==> flow/design.v <==
`timescale 1ns / 1ps
module PC(input clk,input rst, 
	input [31:0]jump_address,
	input[31:0] alu_ou_result,
	input [31:0]alu_result,
	input [1:0]pc_source,
	input zero,
	input pcwrite ,
	input pcwrite_cond,
	output reg [31:0] pc_out
    );
	 wire pc_in;
	 assign pc_in=pcwrite||(zero&&pcwrite_cond);
	always@(posedge clk or posedge rst)begin
		if(rst)begin
			pc_out<=0;
		end
		else begin
			if(pc_in)begin
				case(pc_source)
					2'b00:pc_out<=pc_out+1;
					2'b01:pc_out<=alu_ou_result;
					2'b10:pc_out<=jump_address;
					default:pc_out<=alu_result;
				endcase
			end
		end
	end
endmodule
`timescale 1ns / 1ps
module Instruction_reg(input [31:0]instruction,
input IRwrite,
input clk,
input rst,
output reg[5:0]opcode,
output reg[5:0]func,
output reg[31:0]jump_address,
output reg[4:0]rs,
output reg[4:0]rt,
output reg[4:0]rd,
output reg[31:0]signextend
    );
always@(posedge clk or posedge rst)begin
	if(rst)begin
		opcode<=0;
		rs<=0;
		rt<=0;
		rd<=0;
		func<=0;
		jump_address<=0;
		signextend<=0;
	end	
	else begin
		if(IRwrite)begin
			opcode<=instruction[31:26];
			rs<=instruction[25:21];
			rt<=instruction[20:16];
			rd<=instruction[15:11];
			func<=instruction[5:0];
			jump_address<={16'b0, instruction[15:0]};
			signextend<= {{16{instruction[15]}}, instruction[15:0]};
		end	
	end 
end
endmodule
`timescale 1ns / 1ps
module memory_data_register(input [31:0]data_in,
	input clk,input rst,
	output reg [31:0]mdr_result
    );
	always@(posedge clk or posedge rst)begin
		if(rst)begin
			mdr_result<=0;
		end
		else
			mdr_result<=data_in;
	end
endmodule
`timescale 1ns / 1ps
module controlunit (
    input clk,
    input rst,
    input [5:0] opcode,
    output PCWrite,
    output IorD,
    output MemWrite,
    output IRWrite,
    output ALUSrcA,
    output [1:0] ALUSrcB,
    output [1:0] ALUOp,
    output MemtoReg,
    output RegWrite,
    output RegDst,
    output PCWriteCond,
    output MemRead,
    output [1:0] PCSource,
    output Branch
    );
  reg PCWrite_reg, IorD_reg, MemWrite_reg, IRWrite_reg, ALUSrcA_reg, MemtoReg_reg, RegWrite_reg, RegDst_reg, PCWriteCond_reg, MemRead_reg, Branch_reg;
  reg [1:0] PCSource_reg;
  reg [1:0] ALUSrcB_reg;
  reg [1:0] ALUOp_reg;
    reg [3:0] next_state, current_state;
    parameter IDLE = 4'b0000, FETCH = 4'b0001, DECODE = 4'b0010, RTYP1 = 4'b0011, RTYP2 = 4'b0100, LW = 4'b0101,
    LW1 = 4'b0110, LW2 = 4'b0111, SW = 4'b1000, SW1 = 4'b1001, BEQ = 4'b1010, JUMP = 4'b1011;
    always@(posedge clk or posedge rst)
    begin 
        if(rst)
            current_state <= IDLE;
        else
            current_state <= next_state;
    end
    always@(current_state or opcode) begin
        case(current_state)
            IDLE: next_state = FETCH;
            FETCH: next_state= DECODE;
            DECODE: 
                case(opcode)
                    6'b000000: next_state = RTYP1;
                    6'b100011: next_state = LW;
                    6'b101011: next_state = SW;
                    6'b000100: next_state = BEQ;
                    6'b001000: next_state = JUMP;
                    default: next_state = IDLE;
                endcase
            RTYP1: next_state = RTYP2;
            LW: next_state = LW1;
            LW1: next_state = LW2;
            SW: next_state = SW1;
            SW1: next_state = IDLE;
            LW2: next_state = IDLE;
            RTYP2: next_state = IDLE;
            BEQ: next_state = IDLE;
            JUMP: next_state = IDLE;
            default: next_state = IDLE;
        endcase
    end
    always@(current_state)
    begin
            PCWrite_reg = 0;
            IorD_reg = 0;
            MemWrite_reg = 0;
            IRWrite_reg = 0;
            ALUSrcA_reg = 0;
            ALUSrcB_reg = 0;
            ALUOp_reg = 0;
            MemtoReg_reg = 0;
            RegWrite_reg = 0;
            RegDst_reg = 0;
            PCWriteCond_reg = 0;
            MemRead_reg = 0;
            PCSource_reg = 0;
            Branch_reg = 0;
        case(current_state)
            FETCH: begin
                PCWrite_reg = 1;
                IRWrite_reg = 1;
                ALUSrcB_reg = 2'b01;
					 MemRead_reg=1;
            end
            DECODE: begin
                ALUSrcB_reg = 2'b11;
            end
            RTYP1: begin
                ALUSrcA_reg = 1;
                ALUOp_reg = 2'b10;
            end
            RTYP2: begin
                RegDst_reg = 1;
                RegWrite_reg = 1;
            end
            LW, SW: begin
                ALUSrcA_reg = 1;
                ALUSrcB_reg = 2'b10;
            end
            LW1: begin
                IorD_reg = 1;
                MemRead_reg = 1;
            end
            LW2: begin
                MemtoReg_reg = 1;
                RegWrite_reg = 1;
            end
            SW1: begin
                IorD_reg = 1;
                MemWrite_reg = 1;
            end
            BEQ: begin
                ALUSrcA_reg = 1;
                ALUOp_reg = 2'b01;
                PCSource_reg = 2'b01;
                PCWriteCond_reg = 1;
                Branch_reg = 1;
            end
            JUMP: begin
                PCSource_reg = 2'b10;
                PCWrite_reg = 1;
            end
        endcase
    end
    assign PCWrite = PCWrite_reg;
    assign IorD = IorD_reg;
    assign MemWrite = MemWrite_reg;
    assign IRWrite = IRWrite_reg;
    assign ALUSrcA = ALUSrcA_reg;
    assign ALUSrcB = ALUSrcB_reg;
    assign ALUOp = ALUOp_reg;
    assign MemtoReg = MemtoReg_reg;
    assign RegWrite = RegWrite_reg;
    assign RegDst = RegDst_reg;
    assign PCWriteCond = PCWriteCond_reg;
    assign MemRead = MemRead_reg;
    assign PCSource = PCSource_reg;
    assign Branch = Branch_reg;
endmodule
module Registers( input clk,input rst,
	input [4:0]rs,
	input [4:0]rt,
	input [4:0]rd,	
	input regdst,
	input regwrite,
	input memtoreg,
	input[31:0] alu_ou_result,
	input[31:0]mdr_result,
	output reg[31:0]rs_data,
	output reg[31:0]rt_data
    );
	reg [31:0] register [9:0];
	wire [4:0] wa = regdst ? rd : rt;
	always@(*)begin
		if(rst)begin
			rs_data=0;
			rt_data=0;
		end
		else begin
			rs_data=(rs<5'd10)?register[rs]:32'b0;
			rt_data=(rt<5'd10)?register[rt]:32'b0;
		end
	end
	always@(posedge clk)begin
		if(regwrite && wa<5'd10)begin
			if(memtoreg)begin
				register[wa]<=mdr_result;
			end
			else
				register[wa]<=alu_ou_result;
		end
	end
endmodule
module registerA(input clk,input rst, input [31:0]rs_data,
	output reg[31:0]A_out
    );
	always@(posedge clk or posedge rst)begin
		if(rst)
			A_out<=0;
		else
			A_out<=rs_data;
	end
endmodule
module registerB(input clk,input rst, input [31:0]rt_data,
	output reg[31:0]B_out
    );
	always@(posedge clk or posedge rst)begin
		if(rst)
			B_out<=0;
		else
			B_out<=rt_data;
	end
endmodule
module Alu_Control(input clk,input rst,
	input [5:0]func,
	input[1:0]alu_op,
	output reg[3:0] alu_control
    );
	always @(*) begin
    if (rst) begin
        alu_control = 4'b0000;
    end
    else begin
        case (alu_op)
            2'b10: case (func)
                6'b000000: alu_control = 4'b0010;
                6'b000001: alu_control = 4'b0110;
                6'b000010: alu_control = 4'b0000;
                default: alu_control = 4'b0010;
            endcase
            2'b01: alu_control = 4'b0110;
            2'b11: alu_control = 4'b0010;
            default: alu_control = 4'b0010;
        endcase
    end
end
endmodule
module ALU(alu_result,zero,clk,inputA,inputB,signextend,pc,alu_control,alu_src_A,alu_src_B);
  output reg [31:0] alu_result;
  output reg zero;
  input clk;
  input wire [31:0] inputA,inputB;
  input wire [31:0] signextend;
  input wire [31:0]pc;
  input wire [3:0] alu_control;
  input wire alu_src_A;
  input wire [1:0]alu_src_B;
 reg [31:0] input1,input2;
  always@(*)begin
	if(alu_src_A)
		input1=inputA;
	else
		input1=pc;
  end
  always@(*)begin
	case(alu_src_B)
		2'b00:input2=inputB;
		2'b01:input2=1;
		default:input2=signextend;
	endcase	
  end
  always @(*)
      begin
          case (alu_control)
          4'b0010: alu_result = input1 + input2; 
          4'b0110: alu_result = input1 - input2; 
          4'b0000: alu_result = input1 & input2; 
          4'b0001: alu_result = input1 | input2; 
          4'b1100: alu_result = ~(input1 | input2); 
          4'b1001: alu_result = input2 << input1 ; 
          default: alu_result = input1 + input2;
       endcase
      end
  always@(alu_result)       
    begin
      if(alu_result == 32'h0000_0000)
            zero = 1'b1;
        else
            zero = 1'b0;
    end
endmodule
`timescale 1ns / 1ps
module ALUreg(input[31:0]alu_result,
	input clk,input rst,
	output reg[31:0]alu_ou_result
    );
	always@(posedge clk or posedge rst)begin
		if(rst)
			alu_ou_result<=0;
		else
			alu_ou_result<=alu_result;
	end
endmodule
`timescale 1ns / 1ps
module Integration(input clk,
	 input rst,
	 output [31:0]mem_addr,
	 output [31:0]mem_wdata,
	 output mem_we,
	 input [31:0]mem_rdata
 );
 	wire [5:0]func;
	wire [31:0]signextend;
	wire [31:0]rs_data;
	wire [31:0]rt_data;
	 wire [31:0]mdr_result;
	 wire [31:0]A_out;
	  wire [31:0]B_out;
	  wire [31:0]alu_ou_result;
	   wire[3:0]alu_control;
	 wire zero;
	 wire [31:0]instruction;
	 wire [31:0]pc_out;
	 wire [31:0]jump_address;
	 wire [31:0]alu_result;
	 wire [5:0] opcode;
	 wire [4:0] rs;
	 wire [4:0] rt;
	 wire [4:0] rd;
	 wire PCWrite;
	 wire IorD;
	 wire MemWrite;
	 wire IRWrite;
	 wire ALUSrcA;
	 wire [1:0] ALUSrcB;
	 wire [1:0] ALUOp;
	 wire MemtoReg;
	 wire RegWrite;
	 wire RegDst;
	 wire PCWriteCond;
	 wire MemRead;
	 wire [1:0] PCSource;
	 wire Branch;
	assign instruction = mem_rdata;
	assign mem_addr = IorD ? alu_ou_result : pc_out;
	assign mem_wdata = B_out;
	assign mem_we = MemWrite;
PC pc (
    .clk(clk), 
    .rst(rst), 
    .jump_address(jump_address),
    .alu_ou_result(alu_ou_result),
    .alu_result(alu_result),
    .pc_source(PCSource), 
    .zero(zero),
    .pcwrite(PCWrite), 
    .pcwrite_cond(PCWriteCond),
    .pc_out(pc_out)
    );
	Instruction_reg IR (
    .instruction(instruction), 
    .IRwrite(IRWrite), 
    .clk(clk), 
    .rst(rst), 
    .opcode(opcode), 
    .func(func), 
    .jump_address(jump_address), 
    .rs(rs), 
    .rt(rt), 
    .rd(rd), 
    .signextend(signextend)
    );
	 memory_data_register mdr (
    .data_in(mem_rdata), 
    .clk(clk), 
    .rst(rst), 
    .mdr_result(mdr_result)
    );
	 controlunit control (
    .clk(clk), 
    .rst(rst), 
    .opcode(opcode), 
    .PCWrite(PCWrite), 
    .IorD(IorD), 
    .MemWrite(MemWrite), 
    .IRWrite(IRWrite), 
    .ALUSrcA(ALUSrcA), 
    .ALUSrcB(ALUSrcB), 
    .ALUOp(ALUOp), 
    .MemtoReg(MemtoReg), 
    .RegWrite(RegWrite), 
    .RegDst(RegDst), 
    .PCWriteCond(PCWriteCond), 
    .MemRead(MemRead), 
    .PCSource(PCSource), 
    .Branch(Branch)
    );
	Registers registermem (
    .clk(clk), 
    .rst(rst), 
    .rs(rs), 
    .rt(rt), 
    .rd(rd), 
    .regdst(RegDst), 
    .regwrite(RegWrite), 
    .memtoreg(MemtoReg), 
    .alu_ou_result(alu_ou_result), 
    .mdr_result(mdr_result), 
    .rs_data(rs_data), 
    .rt_data(rt_data)
    );
	 registerA Areg (
    .clk(clk), 
    .rst(rst), 
    .rs_data(rs_data), 
    .A_out(A_out)
    );
	 registerB Breg (
    .clk(clk), 
    .rst(rst), 
    .rt_data(rt_data), 
    .B_out(B_out)
    );
	Alu_Control alu_cont(
    .clk(clk), 
    .rst(rst), 
    .func(func), 
    .alu_op(ALUOp), 
    .alu_control(alu_control)
    );
	ALU alu (
    .alu_result(alu_result), 
    .zero(zero), 
	 .clk(clk),
    .inputA(A_out), 
    .inputB(B_out), 
    .signextend(signextend), 
    .pc(pc_out), 
    .alu_control(alu_control), 
    .alu_src_A(ALUSrcA), 
    .alu_src_B(ALUSrcB)
    );
	 ALUreg alureg (
    .alu_result(alu_result), 
    .clk(clk), 
    .rst(rst), 
    .alu_ou_result(alu_ou_result)
    );
endmodule
# Reports on Integration
# What the tools print for Integration, step after step.
# Line numbers count from 1 in the design file above.
# A cell with -- has no value.
[inputs]
top_module = "Integration"
clock_port = "clk"
lib = "sky130hd"
lib_corner = "tt_025C_1v80"

# After elaboration
# Source: Yosys, flattened and elaborated, memories not mapped. Widths are those after wreduce; folded enables and synchronous resets count as part of the registers. Registers that Yosys merges into a memory's read port (data or address) are not register bits. Print and check cells do not count.
# Yosys's memory passes give these memory sizes; they may raise the number of words (mostly to a power of two), join words into wider ones and drop unused or constant bits.
[bits]
mem_count = 2
output_inout_bits = 65
elab_cells = 81
inputBits = 34
register_bits = 223
romBits = 272
ramBits = 320
[classes]
n_addsub = 3
n_logic = 4
shift = 1
n_cmp = 3
mux = 25
n_reduce_logical = 9
eq_ne = 21
[memory_table]
columns = ["name", "size", "width", "rd", "write_ports", "line", "rtl"]
rows = [
  ["registermem.register", 10, 32, 2, 1, 228, "reg [31:0] register [9:0];"],
  ["(no name shown)", 16, 17, 1, 0, 154, "case(current_state)"],
]
[ops]
columns = ["op", "n"]
rows = [
  ["2-to-1 mux 32 bit", 11],
  ["parallel mux 32 bit (select 5 bit)", 1],
  ["parallel mux 32 bit (select 3 bit)", 1],
  ["parallel mux 32 bit (select 2 bit)", 1],
  ["adder 32 x 1 -> 32 bit (second input constant)", 1],
  ["adder 32 bit", 1],
  ["subtractor 32 bit", 1],
  ["AND 32 bit", 1],
  ["bitwise OR 32 bit", 1],
  ["left shift 32 x 32 -> 32 bit", 1],
  ["NOT 32 bit", 1],
  ["zero test 32 bit", 1],
  ["parallel mux 4 bit (select 7 bit)", 1],
  ["parallel mux 4 bit (select 5 bit)", 1],
  ["less-than comparator 5 x 4 -> 1 bit (second input constant)", 3],
  ["== test 4 x 3 -> 1 bit (second input constant)", 3],
  ["== test 4 bit (second input constant)", 3],
  ["== test 6 bit (second input constant)", 2],
  ["== test 4 x 1 -> 1 bit (second input constant)", 2],
  ["== test 4 x 2 -> 1 bit (second input constant)", 2],
  ["zero test 4 bit", 2],
  ["parallel mux 4 bit (select 2 bit)", 1],
  ["== test 2 x 1 -> 1 bit (second input constant)", 3],
  ["== test 6 x 1 -> 1 bit (second input constant)", 1],
  ["== test 6 x 2 -> 1 bit (second input constant)", 1],
  ["== test 6 x 3 -> 1 bit (second input constant)", 1],
  ["== test 6 x 4 -> 1 bit (second input constant)", 1],
  ["zero test 6 bit", 1],
]
# Not listed: further kinds 9, cells in them 16.

# Longest topological paths
# Depth = most cells in a row (Yosys ltp): at word level without a register or memory, in the mapped netlist without a sequential cell, where the memories' decode and read muxes count.
[depth]
word_depth = 10
abc_area = 0
mapped_depth = 31
depth_no_buf = 26

# Synthesis result
# The flow's flattened synthesis, as Yosys stat reports it; memories are mapped. The netlist is that of the ABC_AREA named above (0 if unset); the other value can give another one.
[by_type]
columns = ["type", "n", "area_total_um2"]
rows = [
  ["sky130_fd_sc_hd__edfxtp_1", 320, 9.61E+03],
  ["sky130_fd_sc_hd__dfrtp_1", 196, 4.9E+03],
  ["sky130_fd_sc_hd__mux4_2", 128, 2.88E+03],
  ["sky130_fd_sc_hd__mux2_2", 102, 1.15E+03],
  ["sky130_fd_sc_hd__a211oi_1", 137, 1.03E+03],
  ["sky130_fd_sc_hd__mux2i_1", 100, 1000.96],
  ["sky130_fd_sc_hd__o21ai_0", 118, 590.566],
  ["sky130_fd_sc_hd__a21oi_1", 101, 505.485],
  ["sky130_fd_sc_hd__ha_1", 38, 475.456],
  ["sky130_fd_sc_hd__nand2_1", 125, 469.2],
  ["sky130_fd_sc_hd__nor2b_1", 75, 469.2],
  ["sky130_fd_sc_hd__nor2_1", 97, 364.099],
  ["sky130_fd_sc_hd__clkbuf_1", 91, 341.578],
  ["sky130_fd_sc_hd__xnor2_1", 32, 280.269],
  ["sky130_fd_sc_hd__xor2_1", 21, 183.926],
  ["sky130_fd_sc_hd__inv_1", 45, 168.912],
  ["sky130_fd_sc_hd__nor3_1", 32, 160.154],
  ["sky130_fd_sc_hd__o22ai_1", 24, 150.144],
]
# Other cell types: 68; their cells: 368.
[synth_totals]
ff_cells = 516
seq_area_um2 = 14513.9
buf_cells = 143
area_um2 = 27400.0
mapped_cells = 2150
# The figures by module come from a second, unflattened synthesis with its own total; it is not the netlist above.
[unflattened]
hier_cells = 2686
area_unflattened_um2 = 31483.9
# Rows give one instance, submodules left out.
[by_module]
columns = ["module", "area_um2", "seq_area_um2", "n_cells", "n_inst"]
rows = [
  ["Registers", 15322.2, 9609.2, 919, 1],
  ["ALU", 7151.9, 0.0, 1060, 1],
  ["PC", 2880.3, 800.8, 334, 1],
  ["Instruction_reg", 1795.5, 800.8, 129, 1],
  ["ALUreg", 804.5, 800.8, 33, 1],
  ["memory_data_register", 804.5, 800.8, 33, 1],
  ["registerA", 804.5, 800.8, 33, 1],
  ["registerB", 804.5, 800.8, 33, 1],
  ["Integration", 544.3, 0.0, 36, 1],
  ["controlunit", 464.2, 100.1, 60, 1],
  ["Alu_Control", 107.6, 0.0, 16, 1],
]

# Path before layout
# Path of least setup slack by OpenSTA after synthesis, without wires, with an ideal clock, recovery checks aside; 20% of the period is set as input and as output delay. Where synthesis merged equal registers, the netlist keeps one of their names.
[synth_timing]
kind = "input to register"
start = "input port rst"
end = "register pc.pc_out[11]"
in_delay_ns = 1.600
setup_time_ns = 0.143
path_slack_ns = -2.195
arrival_time_ns = 10.052
clock_period_ns = 8.0
path_buffers = 2
required_time_ns = 7.857
delay_ns = 8.595
t_first_pin_ns = 1.600
driving_pins = 17
period_less_setup_slack_ns = 10.195
# "delay_ns" = arrival - input delay + setup time.
# "driving_pins": output pins that drive a net of the path, with the launching flip-flop's if there is one; two outputs of one cell count as two.
# "period_less_setup_slack_ns" = period - worst setup slack (recovery checks aside). The figure is calculated, with input and output delays left at 20% of the set period.
# Between the ends stands the longest chain of elaborated cells between them, by number of cells; it is not shown to be the way that was timed. Of several equally long chains one is given.
# Each line given opens the expression or statement behind the cell; cells for indexed reads and writes are added by Yosys, which also makes memories of some case tables.
# A register here has more assigning lines than the two given.
[synth_between]
path_cell_list = "sky130_fd_sc_hd__inv_1 sky130_fd_sc_hd__nand2_1 sky130_fd_sc_hd__clkbuf_1 sky130_fd_sc_hd__a21oi_1 sky130_fd_sc_hd__ha_1 sky130_fd_sc_hd__nor2b_1 sky130_fd_sc_hd__o31a_1 sky130_fd_sc_hd__o2111a_1 sky130_fd_sc_hd__or4_1 sky130_fd_sc_hd__a32o_1 sky130_fd_sc_hd__or4_1 sky130_fd_sc_hd__nor3b_1 sky130_fd_sc_hd__and4_1 sky130_fd_sc_hd__nand4_1 sky130_fd_sc_hd__nor2_1 sky130_fd_sc_hd__buf_4 sky130_fd_sc_hd__o32ai_1"
elab_chain_len = 7
cells_between = 12
cone_lines = 5
cone_classes = "4 x eq/ne; 4 x mux; 4 x reduce/logical"
[synth_rtl]
columns = ["item", "line", "rtl"]
rows = [
  ["from (decl)", 352, "input rst,"],
  ["2-to-1 mux 4 bit", 276, "if (rst) begin"],
  ["== test 4 bit", 320, "case (alu_control)"],
  ["parallel mux 32 bit (select 5 bit)", 320, ""],
  ["zero test 32 bit", 332, "if(alu_result == 32'h0000_0000)"],
  ["2-to-1 mux 1 bit", 332, ""],
  ["logical AND 1 bit", 13, "assign pc_in=pcwrite||(zero&&pcwrite_cond);"],
  ["logical OR 1 bit", 13, ""],
  ["to (assign)", 21, "2'b00:pc_out<=pc_out+1;"],
  ["to (assign)", 22, "2'b01:pc_out<=alu_ou_result;"],
  ["to (decl)", 10, "output reg [31:0] pc_out"],
]
# Some nets on the timed path still bear RTL names; the line given drives or declares the net.
[synth_nets]
columns = ["signal", "line"]
rows = [
  ["alu.alu_result[13]", 320],
]

# Worst path after layout
# Path of least setup slack in the final report of run 1 (OpenROAD, finished layout, wires in). Where an end is a register, its clock arrival counts in the times.
[layout_timing]
kind = "input to register"
start = "input port rst"
end = "register pc.pc_out[8]"
path_slack_ns = 0.31
t_first_pin_ns = 1.60
driving_pins = 19
in_delay_ns = 1.60
setup_time_ns = 0.11
arrival_time_ns = 8.17
path_buffers = 4
clock_period_ns = 8.0
required_time_ns = 8.48
# Between the ends stands the longest chain of elaborated cells between them, by number of cells; it is not shown to be the way that was timed. Of several equally long chains one is given.
# A register here has more assigning lines than the two given.
[layout_between]
path_cell_list = "sky130_fd_sc_hd__clkdlybuf4s50_1 sky130_fd_sc_hd__a21oi_2 sky130_fd_sc_hd__clkbuf_1 sky130_fd_sc_hd__nor2_1 sky130_fd_sc_hd__xnor2_1 sky130_fd_sc_hd__ha_1 sky130_fd_sc_hd__clkbuf_1 sky130_fd_sc_hd__nand2_1 sky130_fd_sc_hd__o21ai_0 sky130_fd_sc_hd__o22ai_1 sky130_fd_sc_hd__a2111oi_2 sky130_fd_sc_hd__mux2i_1 sky130_fd_sc_hd__o311ai_1 sky130_fd_sc_hd__a2111oi_0 sky130_fd_sc_hd__nand4_1 sky130_fd_sc_hd__o21ai_4 sky130_fd_sc_hd__buf_6 sky130_fd_sc_hd__o21ai_1 sky130_fd_sc_hd__a22o_1"
elab_chain_len = 7
cells_between = 12
cone_lines = 5
cone_classes = "4 x eq/ne; 4 x mux; 4 x reduce/logical"
[layout_rtl]
columns = ["item", "line", "rtl"]
rows = [
  ["from (decl)", 352, "input rst,"],
  ["2-to-1 mux 4 bit", 276, "if (rst) begin"],
  ["== test 4 bit", 320, "case (alu_control)"],
  ["parallel mux 32 bit (select 5 bit)", 320, ""],
  ["zero test 32 bit", 332, "if(alu_result == 32'h0000_0000)"],
  ["2-to-1 mux 1 bit", 332, ""],
  ["logical AND 1 bit", 13, "assign pc_in=pcwrite||(zero&&pcwrite_cond);"],
  ["logical OR 1 bit", 13, ""],
  ["to (assign)", 21, "2'b00:pc_out<=pc_out+1;"],
  ["to (assign)", 22, "2'b01:pc_out<=alu_ou_result;"],
  ["to (decl)", 10, "output reg [31:0] pc_out"],
]
# Some nets on the timed path still bear RTL names; the line given drives or declares the net.
[layout_nets]
columns = ["signal", "line"]
rows = [
  ["alu.alu_result[30]", 320],
]

# 5 stored runs of Integration in the flow (synthesis by Yosys, layout by OpenROAD, sky130hd cells), in arbitrary order. Constraints: input delay and output delay 20% of the set period each, output load 0.01 pF.
# "clock_period_reached_ns" is the run's clock period less its worst setup slack. It is reckoned from that one timing run; input and output delays stay at 20% of the period that was set.

[[run]]
name = "run 1"
[run.settings]
CELL_PAD_IN_SITES_GLOBAL_PLACEMENT = 0
CORE_MARGIN = 6
CTS_CLUSTER_DIAMETER = 239
GPL_TIMING_DRIVEN = 0
TNS_END_PERCENT = 95
period_ns = 8.0
CAP_MARGIN = 20
CORE_UTILIZATION = 40
SLEW_MARGIN = 20
[run.results]
cell_area_final_um2 = 31878.1
design_die_area_um2 = 74925.4
worstSetupSlack_ns = 0.311
total_negative_slack_ns = 0.000
final_hold_ws_ns = 0.521
synth_chip_area_um2 = 27400.0
clock_period_reached_ns = 7.689

[[run]]
name = "run 2"
[run.settings]
CAP_MARGIN = 5
CORE_MARGIN = 9
CORE_UTILIZATION = 63
HOLD_SLACK_MARGIN = -0.07
MAX_ROUTING_LAYER = "met4"
PLACE_DENSITY_LB_ADDON = 0.21
SLEW_MARGIN = 25
TNS_END_PERCENT = 85
period_ns = 8.0
[run.results]
cell_area_final_um2 = 30679.4
design_die_area_um2 = 51322.6
worstSetupSlack_ns = 0.857
total_negative_slack_ns = 0.000
final_hold_ws_ns = 0.548
synth_chip_area_um2 = 27400.0
clock_period_reached_ns = 7.143

[[run]]
name = "run 3"
[run.settings]
CELL_PAD_IN_SITES_DETAIL_PLACEMENT = 0
CORE_MARGIN = 5
CORE_UTILIZATION = 29
period_ns = 9.69
CAP_MARGIN = 20
SLEW_MARGIN = 20
[run.results]
cell_area_final_um2 = 31813.0
design_die_area_um2 = 100730.0
worstSetupSlack_ns = 1.116
total_negative_slack_ns = 0.000
final_hold_ws_ns = 0.552
synth_chip_area_um2 = 27400.0
clock_period_reached_ns = 8.574

[[run]]
name = "run 4"
[run.settings]
CAP_MARGIN = 0
CORE_MARGIN = 8
CORE_UTILIZATION = 52
GPL_TIMING_DRIVEN = 1
MAX_ROUTING_LAYER = "met5"
PLACE_DENSITY_LB_ADDON = 0.25
SETUP_SLACK_MARGIN = 1.4
period_ns = 7.37
SLEW_MARGIN = 20
[run.results]
cell_area_final_um2 = 31976.9
design_die_area_um2 = 60294.8
worstSetupSlack_ns = 1.489
total_negative_slack_ns = 0.000
final_hold_ws_ns = 0.534
synth_chip_area_um2 = 27400.0
clock_period_reached_ns = 5.881

[[run]]
name = "run 5"
[run.settings]
CAP_MARGIN = 5
CORE_MARGIN = 4
CORE_UTILIZATION = 63
HOLD_SLACK_MARGIN = 0.29
MAX_ROUTING_LAYER = "met4"
PLACE_DENSITY = 0.35
SLEW_MARGIN = 25
TNS_END_PERCENT = 85
period_ns = 8.0
[run.results]
cell_area_final_um2 = 30847.1
design_die_area_um2 = 46891.7
worstSetupSlack_ns = 0.610
total_negative_slack_ns = 0.000
final_hold_ws_ns = 0.539
synth_chip_area_um2 = 27400.0
clock_period_reached_ns = 7.390
